==> flow/design.v <==
module alu_top (
    input clk,
    input [15:0] a,
    input [15:0] b,
    input [5:0] alufn,
    input fail,
    output reg z,
    output reg v,
    output reg n,
    output reg [15:0] out
  );
  reg [15:0] a_q;
  reg [15:0] b_q;
  reg [5:0] alufn_q;
  reg fail_q;
  wire alu_z;
  wire alu_v;
  wire alu_n;
  wire [15:0] alu_out;
  alu_13 alu (
    .a(a_q),
    .b(b_q),
    .alufn(alufn_q),
    .fail(fail_q),
    .z(alu_z),
    .v(alu_v),
    .n(alu_n),
    .out(alu_out)
  );
  always @(posedge clk) begin
    a_q <= a;
    b_q <= b;
    alufn_q <= alufn;
    fail_q <= fail;
    z <= alu_z;
    v <= alu_v;
    n <= alu_n;
    out <= alu_out;
  end
endmodule

module adder16_15 (
    input [5:0] alufn,
    input [15:0] a,
    input [15:0] b,
    output reg z,
    output reg v,
    output reg n,
    output reg [15:0] addOUT
  );
  reg [15:0] out;
  always @* begin
    out = $signed(a) + $signed(b ^ {5'h10{alufn[0+0-:1]}}) + alufn[0+0-:1];
    addOUT = out;
    z = (~|out);
    v = (a[15+0-:1] & (b[15+0-:1] ^ alufn[0+0-:1]) & ~out[15+0-:1]) | (~a[15+0-:1] & ~(b[15+0-:1] ^ alufn[0+0-:1]) & out[15+0-:1]);
    n = out[15+0-:1];
  end
endmodule
module bool16_16 (
    input [5:0] alufn,
    input [15:0] a,
    input [15:0] b,
    output reg [15:0] boolOUT
  );
  always @* begin
    case (alufn[0+3-:4])
      4'h6: begin
        boolOUT = a ^ b;
      end
      4'h8: begin
        boolOUT = a & b;
      end
      4'ha: begin
        boolOUT = a;
      end
      4'he: begin
        boolOUT = a | b;
      end
      default: begin
        boolOUT = 1'h0;
      end
    endcase
  end
endmodule
module shift16_17 (
    input [5:0] alufn,
    input [15:0] a,
    input [15:0] b,
    output reg [15:0] shiftOUT
  );
  always @* begin
    case (alufn[0+1-:2])
      2'h0: begin
        shiftOUT = a << b;
      end
      2'h1: begin
        shiftOUT = a >> b;
      end
      2'h3: begin
        shiftOUT = $signed(a) >>> $signed(b);
      end
      default: begin
        shiftOUT = a;
      end
    endcase
  end
endmodule
module cmp16_18 (
    input [5:0] alufn,
    input z,
    input v,
    input n,
    output reg [15:0] compOUT
  );
  always @* begin
    case (alufn[1+1-:2])
      2'h1: begin
        compOUT = {15'h0000, z};
      end
      2'h2: begin
        compOUT = {15'h0000, v ^ n};
      end
      2'h3: begin
        compOUT = {15'h0000, z | (v ^ n)};
      end
      default: begin
        compOUT = 1'h0;
      end
    endcase
  end
endmodule
module muldiv16_19 (
    input [5:0] alufn,
    input [15:0] a,
    input [15:0] b,
    output reg z,
    output reg v,
    output reg n,
    output reg [15:0] muldivOUT
  );
  reg [31:0] out;
  always @* begin
    case (alufn[1+1-:2])
      2'h1: begin
        out = $signed(a) * $signed(b);
        z = (~|(out[0+15-:16]));
        if (a != 1'h0 && $signed(out[0+15-:16]) / $signed(a) != $signed(b)) begin
          v = 1'h1;
        end else begin
          v = 1'h0;
        end
        n = a[15+0-:1] ^ b[15+0-:1];
      end
      2'h2: begin
        if (b == 1'h0) begin
          out = 1'h0;
          z = 1'h0;
          v = 1'h0;
          n = 1'h0;
        end else begin
          out = $signed(a) / $signed(b);
          z = (~|(out[0+15-:16]));
          n = a[15+0-:1] ^ b[15+0-:1];
          v = 1'h0;
        end
      end
      2'h3: begin
        if (b == 1'h0) begin
          out = 1'h0;
          z = 1'h0;
          v = 1'h0;
          n = 1'h0;
        end else begin
          out = a - (a / b * b);
          z = (~|(out[0+15-:16]));
          n = out[15+0-:1];
          v = 1'h0;
        end
      end
      default: begin
        out = 1'h0;
        z = 1'h0;
        v = 1'h0;
        n = 1'h0;
      end
    endcase
    muldivOUT = out[0+15-:16];
  end
endmodule
module alu_13 (
    input [15:0] a,
    input [15:0] b,
    input [5:0] alufn,
    input fail,
    output reg z,
    output reg v,
    output reg n,
    output reg [15:0] out
  );
  wire [1-1:0] M_adder16_z;
  wire [1-1:0] M_adder16_v;
  wire [1-1:0] M_adder16_n;
  wire [16-1:0] M_adder16_addOUT;
  reg [6-1:0] M_adder16_alufn;
  reg [16-1:0] M_adder16_a;
  reg [16-1:0] M_adder16_b;
  adder16_15 adder16 (
    .alufn(M_adder16_alufn),
    .a(M_adder16_a),
    .b(M_adder16_b),
    .z(M_adder16_z),
    .v(M_adder16_v),
    .n(M_adder16_n),
    .addOUT(M_adder16_addOUT)
  );
  wire [16-1:0] M_bool16_boolOUT;
  reg [6-1:0] M_bool16_alufn;
  reg [16-1:0] M_bool16_a;
  reg [16-1:0] M_bool16_b;
  bool16_16 bool16 (
    .alufn(M_bool16_alufn),
    .a(M_bool16_a),
    .b(M_bool16_b),
    .boolOUT(M_bool16_boolOUT)
  );
  wire [16-1:0] M_shift16_shiftOUT;
  reg [6-1:0] M_shift16_alufn;
  reg [16-1:0] M_shift16_a;
  reg [16-1:0] M_shift16_b;
  shift16_17 shift16 (
    .alufn(M_shift16_alufn),
    .a(M_shift16_a),
    .b(M_shift16_b),
    .shiftOUT(M_shift16_shiftOUT)
  );
  wire [16-1:0] M_cmp16_compOUT;
  reg [6-1:0] M_cmp16_alufn;
  reg [1-1:0] M_cmp16_z;
  reg [1-1:0] M_cmp16_v;
  reg [1-1:0] M_cmp16_n;
  cmp16_18 cmp16 (
    .alufn(M_cmp16_alufn),
    .z(M_cmp16_z),
    .v(M_cmp16_v),
    .n(M_cmp16_n),
    .compOUT(M_cmp16_compOUT)
  );
  wire [1-1:0] M_muldiv16_z;
  wire [1-1:0] M_muldiv16_v;
  wire [1-1:0] M_muldiv16_n;
  wire [16-1:0] M_muldiv16_muldivOUT;
  reg [6-1:0] M_muldiv16_alufn;
  reg [16-1:0] M_muldiv16_a;
  reg [16-1:0] M_muldiv16_b;
  muldiv16_19 muldiv16 (
    .alufn(M_muldiv16_alufn),
    .a(M_muldiv16_a),
    .b(M_muldiv16_b),
    .z(M_muldiv16_z),
    .v(M_muldiv16_v),
    .n(M_muldiv16_n),
    .muldivOUT(M_muldiv16_muldivOUT)
  );
  reg [15:0] outT;
  always @* begin
    M_adder16_alufn = alufn;
    M_adder16_a = a;
    M_adder16_b = b;
    z = M_adder16_z;
    v = M_adder16_v;
    n = M_adder16_n;
    M_bool16_alufn = alufn;
    M_bool16_a = a;
    M_bool16_b = b;
    M_shift16_alufn = alufn;
    M_shift16_a = a;
    M_shift16_b = b;
    M_cmp16_alufn = alufn;
    M_cmp16_z = M_adder16_z;
    M_cmp16_v = M_adder16_v;
    M_cmp16_n = M_adder16_n;
    M_muldiv16_alufn = alufn;
    M_muldiv16_a = a;
    M_muldiv16_b = b;
    case (alufn[4+1-:2])
      2'h0: begin
        if (alufn[1+1-:2] == 2'h0) begin
          outT = M_adder16_addOUT;
        end else begin
          outT = M_muldiv16_muldivOUT;
          z = M_muldiv16_z;
          v = M_muldiv16_v;
          n = M_muldiv16_n;
        end
      end
      2'h1: begin
        outT = M_bool16_boolOUT;
      end
      2'h2: begin
        outT = M_shift16_shiftOUT;
      end
      2'h3: begin
        outT = M_cmp16_compOUT;
      end
    endcase
    out = outT ^ fail;
  end
endmodule
* Tool chain data of alu_top
The steps from the RTL of alu_top to its reports follow in flow order.
Line numbers count from 1 in the design file above.
Operators carry their Yosys type and port widths (W data, S select, Z words).
Cell names lack the library's common part.
A cell with -- has no value.
- Top :: alu_top
- Clock input :: clk
- Cell library :: sky130hd
- Timing corner :: tt_025C_1v80

* Word level
Yosys after proc, flatten, opt, wreduce and memory -nomap, before mapping. Enables and synchronous resets that opt folds into registers are not counted as muxes. Memory bits, and registers merged into a memory's read port (data or address), are not among the register bits. Print and check cells are not counted.
- Reduce/logical cells :: 15
- Equality and inequality tests :: 13
- Mux-type cells :: 22
- $add $sub $neg :: 3
- Shift-type cells :: 3
- Div/mod/pow operators :: 3
- Multiply operators :: 2
- Bitwise gates (word level) :: 17
** Operators with widths (number)
- $div A32 B32 Y32 :: 1
- $div A16 B16 Y32 :: 1
- $mul A32 B16 Y16 :: 1
- $div A16 B16 Y16 :: 1
- $mul A16 B16 Y16 :: 1
- $pmux W16 S4 :: 2
- $pmux W16 S3 :: 2
- $reduce_or A16 Y1 :: 4
- $mux W16 :: 3
- $xor A16 B16 Y16 :: 2
- $add A16 B1 Y16 :: 1
- $xor A16 B1 Y16 :: 1
- $add A16 B16 Y16 :: 1
- $sub A16 B16 Y16 :: 1
- $ne A16 B16 Y1 :: 1
- $and A16 B16 Y16 :: 1
- $or A16 B16 Y16 :: 1
- $shl A16 B16 Y16 :: 1
- $shr A16 B16 Y16 :: 1
- $sshr A16 B16 Y16 :: 1
- $logic_not A16 Y1 :: 1
- $reduce_bool A16 Y1 :: 1
- $eq A4 B4 Y1 const B :: 3
- $eq A2 B2 Y1 const B :: 5
- $pmux W1 S3 :: 3
- $mux W1 :: 9
- $eq A2 B1 Y1 const B :: 3
- $logic_not A2 Y1 :: 3
Not listed: further kinds 9, cells in them 22.
- Input bits :: 40
- Bits in registers :: 58

* Depth
Depth = most cells in a row (Yosys ltp): at word level without a register or memory, in the mapped netlist without a sequential cell, where the memories' decode and read muxes count.
- Depth in word-level cells :: 11
- ABC_AREA :: 1
- Gate-level depth with buffers :: 679
- Mapped depth without buffers :: 656

* Netlist
Source: synth_stat.txt of the flow (Yosys; design flattened, memories mapped). It holds for the ABC_AREA given above (unset counts as 0); a run with the other value may have another netlist.
** Cells by type
- ha_1 :: number 703, area in all 8.8E+03 sq um
- nand2_1 :: number 1792, area in all 6.73E+03 sq um
- inv_1 :: number 1157, area in all 4.34E+03 sq um
- fa_1 :: number 177, area in all 3.54E+03 sq um
- xor2_1 :: number 276, area in all 2.42E+03 sq um
- a21oi_1 :: number 415, area in all 2.08E+03 sq um
- xnor2_1 :: number 185, area in all 1.62E+03 sq um
- nor2_1 :: number 395, area in all 1.48E+03 sq um
- o21ai_0 :: number 288, area in all 1.44E+03 sq um
- nand3_1 :: number 269, area in all 1.35E+03 sq um
- dfxtp_1 :: number 58, area in all 1.16E+03 sq um
- or2_2 :: number 88, area in all 550.528 sq um
- o21bai_1 :: number 64, area in all 480.461 sq um
- o21ai_1 :: number 75, area in all 375.36 sq um
- nor3_1 :: number 59, area in all 295.283 sq um
- clkbuf_1 :: number 76, area in all 285.274 sq um
- o211ai_1 :: number 38, area in all 285.274 sq um
- o2111ai_1 :: number 32, area in all 280.269 sq um
Other cell types: 66; their cells: 607.
- Cells in the netlist :: 6754
- Buffers :: 183
- Flip-flop cells :: 58
- Cell area after synthesis :: 41935.2 sq um
- Area of sequential cells :: 1161.1 sq um

* Path before layout
Path of least setup slack by OpenSTA after synthesis, without wires, with an ideal clock, recovery checks aside; 20% of the period is set as input and as output delay. Where synthesis merged equal registers, the netlist keeps one of their names.
- Path type :: reg-to-reg
- Start point :: reg alufn_q[1]
- End point :: reg out[15]
- Arrival time :: 79.252 ns
- Required time :: 79.885 ns
- Setup time :: 0.115 ns
- Path slack :: 0.633 ns
- Stages on the path :: 623
- Time at the first pin :: 0.000 ns
- Path delay :: 79.367 ns
- Period :: 80.0 ns
- Synthesis period reached :: 79.367 ns
"path delay" is the arrival time less input delay plus setup time.
"stages on the path" counts driving pins, that of a launching flip-flop among them; a cell with two outputs on the path counts twice.
"synthesis period reached" = period - worst setup slack (recovery checks aside). The figure is calculated, with input and output delays left at 20% of the set period.
- Cell sequence :: dfxtp_1 -> buf_6 -> inv_4 -> nor2_4 -> nand2_4 -> buf_6 -> clkbuf_1 -> clkbuf_1 -> o21ai_0 -> ha_1 -> nor2_1 -> xor2_1 -> nand2_1 -> inv_1 -> nand4_1 -> nor2_1 -> nand2_1 -> nor2_1 -> [587 not listed] -> ha_1 -> a21oi_1 -> o21bai_1 -> a21oi_1 -> inv_1 -> a21oi_1 -> nand3b_1 -> nand2_1 -> nand2_1 -> nand2_1 -> nand2_1 -> nand2_1 -> nand2_1 -> nand3b_1 -> nand3_1 -> nand2_1 -> nand2_1 -> nand2_1
- Elaborated cells between the ends (all ways) :: 17
- Classes of those cells :: 9 x eq/ne; 5 x mux; 1 x logic; 2 x reduce/logical
** RTL lines, path after synthesis
- from (decl) :: RTL line 14 : reg [5:0] alufn_q;
- from (assign) :: RTL line 33 : alufn_q <= alufn;
- to (assign) :: RTL line 38 : out <= alu_out;
- to (decl) :: RTL line 10 : output reg [15:0] out
Chain of elaborated cells between the ends: none given.

* Worst path after layout
Path of least setup slack in the final report of flow run 3 (OpenROAD, finished layout, wires in). Where an end is a register, its clock arrival counts in the times.
- Path type :: reg-to-reg
- Start point :: reg a_q[14]
- End point :: reg z
- Setup time :: 0.08 ns
- Stages on the path :: 604
- Time at the first pin :: 0.34 ns
- Arrival time :: 83.14 ns
- Required time :: 47.65 ns
- Path slack :: -35.48 ns
- Period :: 47.4 ns
Between the ends stands the longest chain of elaborated cells between them, by number of cells; it is not shown to be the way that was timed. Of several equally long chains one is given.
Each line given opens the expression or statement behind the cell; cells for indexed reads and writes are added by Yosys, which also makes memories of some case tables.
- Cell sequence :: dfxtp_1 -> inv_1 -> o21a_1 -> nand3_1 -> o22ai_1 -> nor2_4 -> nand3_4 -> nor2_4 -> nand2_2 -> nor2_4 -> ha_4 -> inv_4 -> o21ai_4 -> a21oi_4 -> a211o_4 -> mux2_4 -> ha_4 -> inv_4 -> [568 not listed] -> fa_1 -> fa_1 -> fa_1 -> fa_1 -> inv_1 -> ha_1 -> a21oi_2 -> nand3b_1 -> nand2_1 -> nand2_2 -> nand2_2 -> nand2_2 -> nand2_2 -> nand2_2 -> nand3b_1 -> nand2_1 -> nand2_2 -> a21boi_4
- Length of the longest elaborated chain :: 9
- Elaborated cells between the ends (all ways) :: 20
- RTL lines with such cells :: 13
- Classes of those cells :: 3 x add/sub; 2 x mul; 2 x div; 5 x mux; 8 x reduce/logical
** RTL lines, path after layout
- from (decl) :: RTL line 12 : reg [15:0] a_q;
- from (assign) :: RTL line 31 : a_q <= a;
- $div A16 B16 Y32 :: RTL line 175 : out = a - (a / b * b);
- $mul A32 B16 Y16 :: RTL line 175
- $sub A16 B16 Y16 :: RTL line 175
- $reduce_or A16 Y1 :: RTL line 176 : z = (~|(out[0+15-:16]));
- $logic_not A1 Y1 :: RTL line 176
- $mux W1 :: RTL line 169 : if (b == 1'h0) begin
- $pmux W1 S3 :: RTL line 144 : case (alufn[1+1-:2])
- $mux W1 :: RTL line 288 : if (alufn[1+1-:2] == 2'h0) begin
- $pmux W1 S2 :: RTL line 286 : case (alufn[4+1-:2])
- to (assign) :: RTL line 35 : z <= alu_z;
- to (decl) :: RTL line 7 : output reg z,

Module alu_top, platform sky130hd: 3 stored runs of the flow (Yosys, OpenROAD) with differing settings, in no particular order. Input and output delays are each 20% of the period that was set; the output load is 0.01 pF.
"achieved period" is the run's clock period less its worst setup slack. It is reckoned from that one timing run; input and output delays stay at 20% of the period that was set.
"critical setup path time" is the time allowed to the run's worst setup path (the clock period less input and output delay, where it has them) less its slack. Clock arrival times count: a late capture clock shortens it, a late launch clock lengthens it.

** Flow run 1
- Settings :: ABC_AREA=1; CELL_PAD_IN_SITES_GLOBAL_PLACEMENT=2; CORE_ASPECT_RATIO=0.5; CORE_UTILIZATION=65; CTS_CLUSTER_DIAMETER=374; CTS_CLUSTER_SIZE=98; GPL_TIMING_DRIVEN=0; MAX_ROUTING_LAYER=met4; MIN_ROUTING_LAYER=met2; SLEW_MARGIN=15; TNS_END_PERCENT=25; period_ns=80.0; CAP_MARGIN=20; CORE_MARGIN=2
- Outcome :: did not finish, placement stopped with GPL-0301

** Flow run 2
- Settings :: ABC_AREA=1; CELL_PAD_IN_SITES_GLOBAL_PLACEMENT=2; CORE_ASPECT_RATIO=1.59; CORE_UTILIZATION=65; CTS_CLUSTER_DIAMETER=244; CTS_CLUSTER_SIZE=98; GPL_TIMING_DRIVEN=0; MAX_ROUTING_LAYER=met4; MIN_ROUTING_LAYER=met2; SLEW_MARGIN=15; TNS_END_PERCENT=25; period_ns=80.0; CAP_MARGIN=20; CORE_MARGIN=2
- Outcome :: did not finish, placement stopped with GPL-0301

** Flow run 3
- Settings :: ABC_AREA=1; CAP_MARGIN=30; CELL_PAD_IN_SITES_DETAIL_PLACEMENT=2; CELL_PAD_IN_SITES_GLOBAL_PLACEMENT=3; CORE_ASPECT_RATIO=1.89; CORE_MARGIN=9; CORE_UTILIZATION=27; CTS_CLUSTER_DIAMETER=395; CTS_CLUSTER_SIZE=46; GPL_ROUTABILITY_DRIVEN=0; GPL_TIMING_DRIVEN=0; MAX_ROUTING_LAYER=met4; MIN_ROUTING_LAYER=met2; PLACE_DENSITY_LB_ADDON=0.16; SETUP_SLACK_MARGIN=5.0; SLEW_MARGIN=10; period_ns=47.4
- Yosys chip area after synthesis :: 41935.2 sq um
- Area inside the die boundary :: 170551.0 sq um
- Standard-cell area of the final layout :: 64190.3 sq um
- Setup slack of the worst path :: -35.482 ns
- Post-route setup TNS :: -642.946 ns
- Final worst hold slack :: 0.486 ns
- Achieved period :: 82.882 ns
- Critical setup path time :: 82.88 ns
- Worst setup path kind :: reg-to-reg
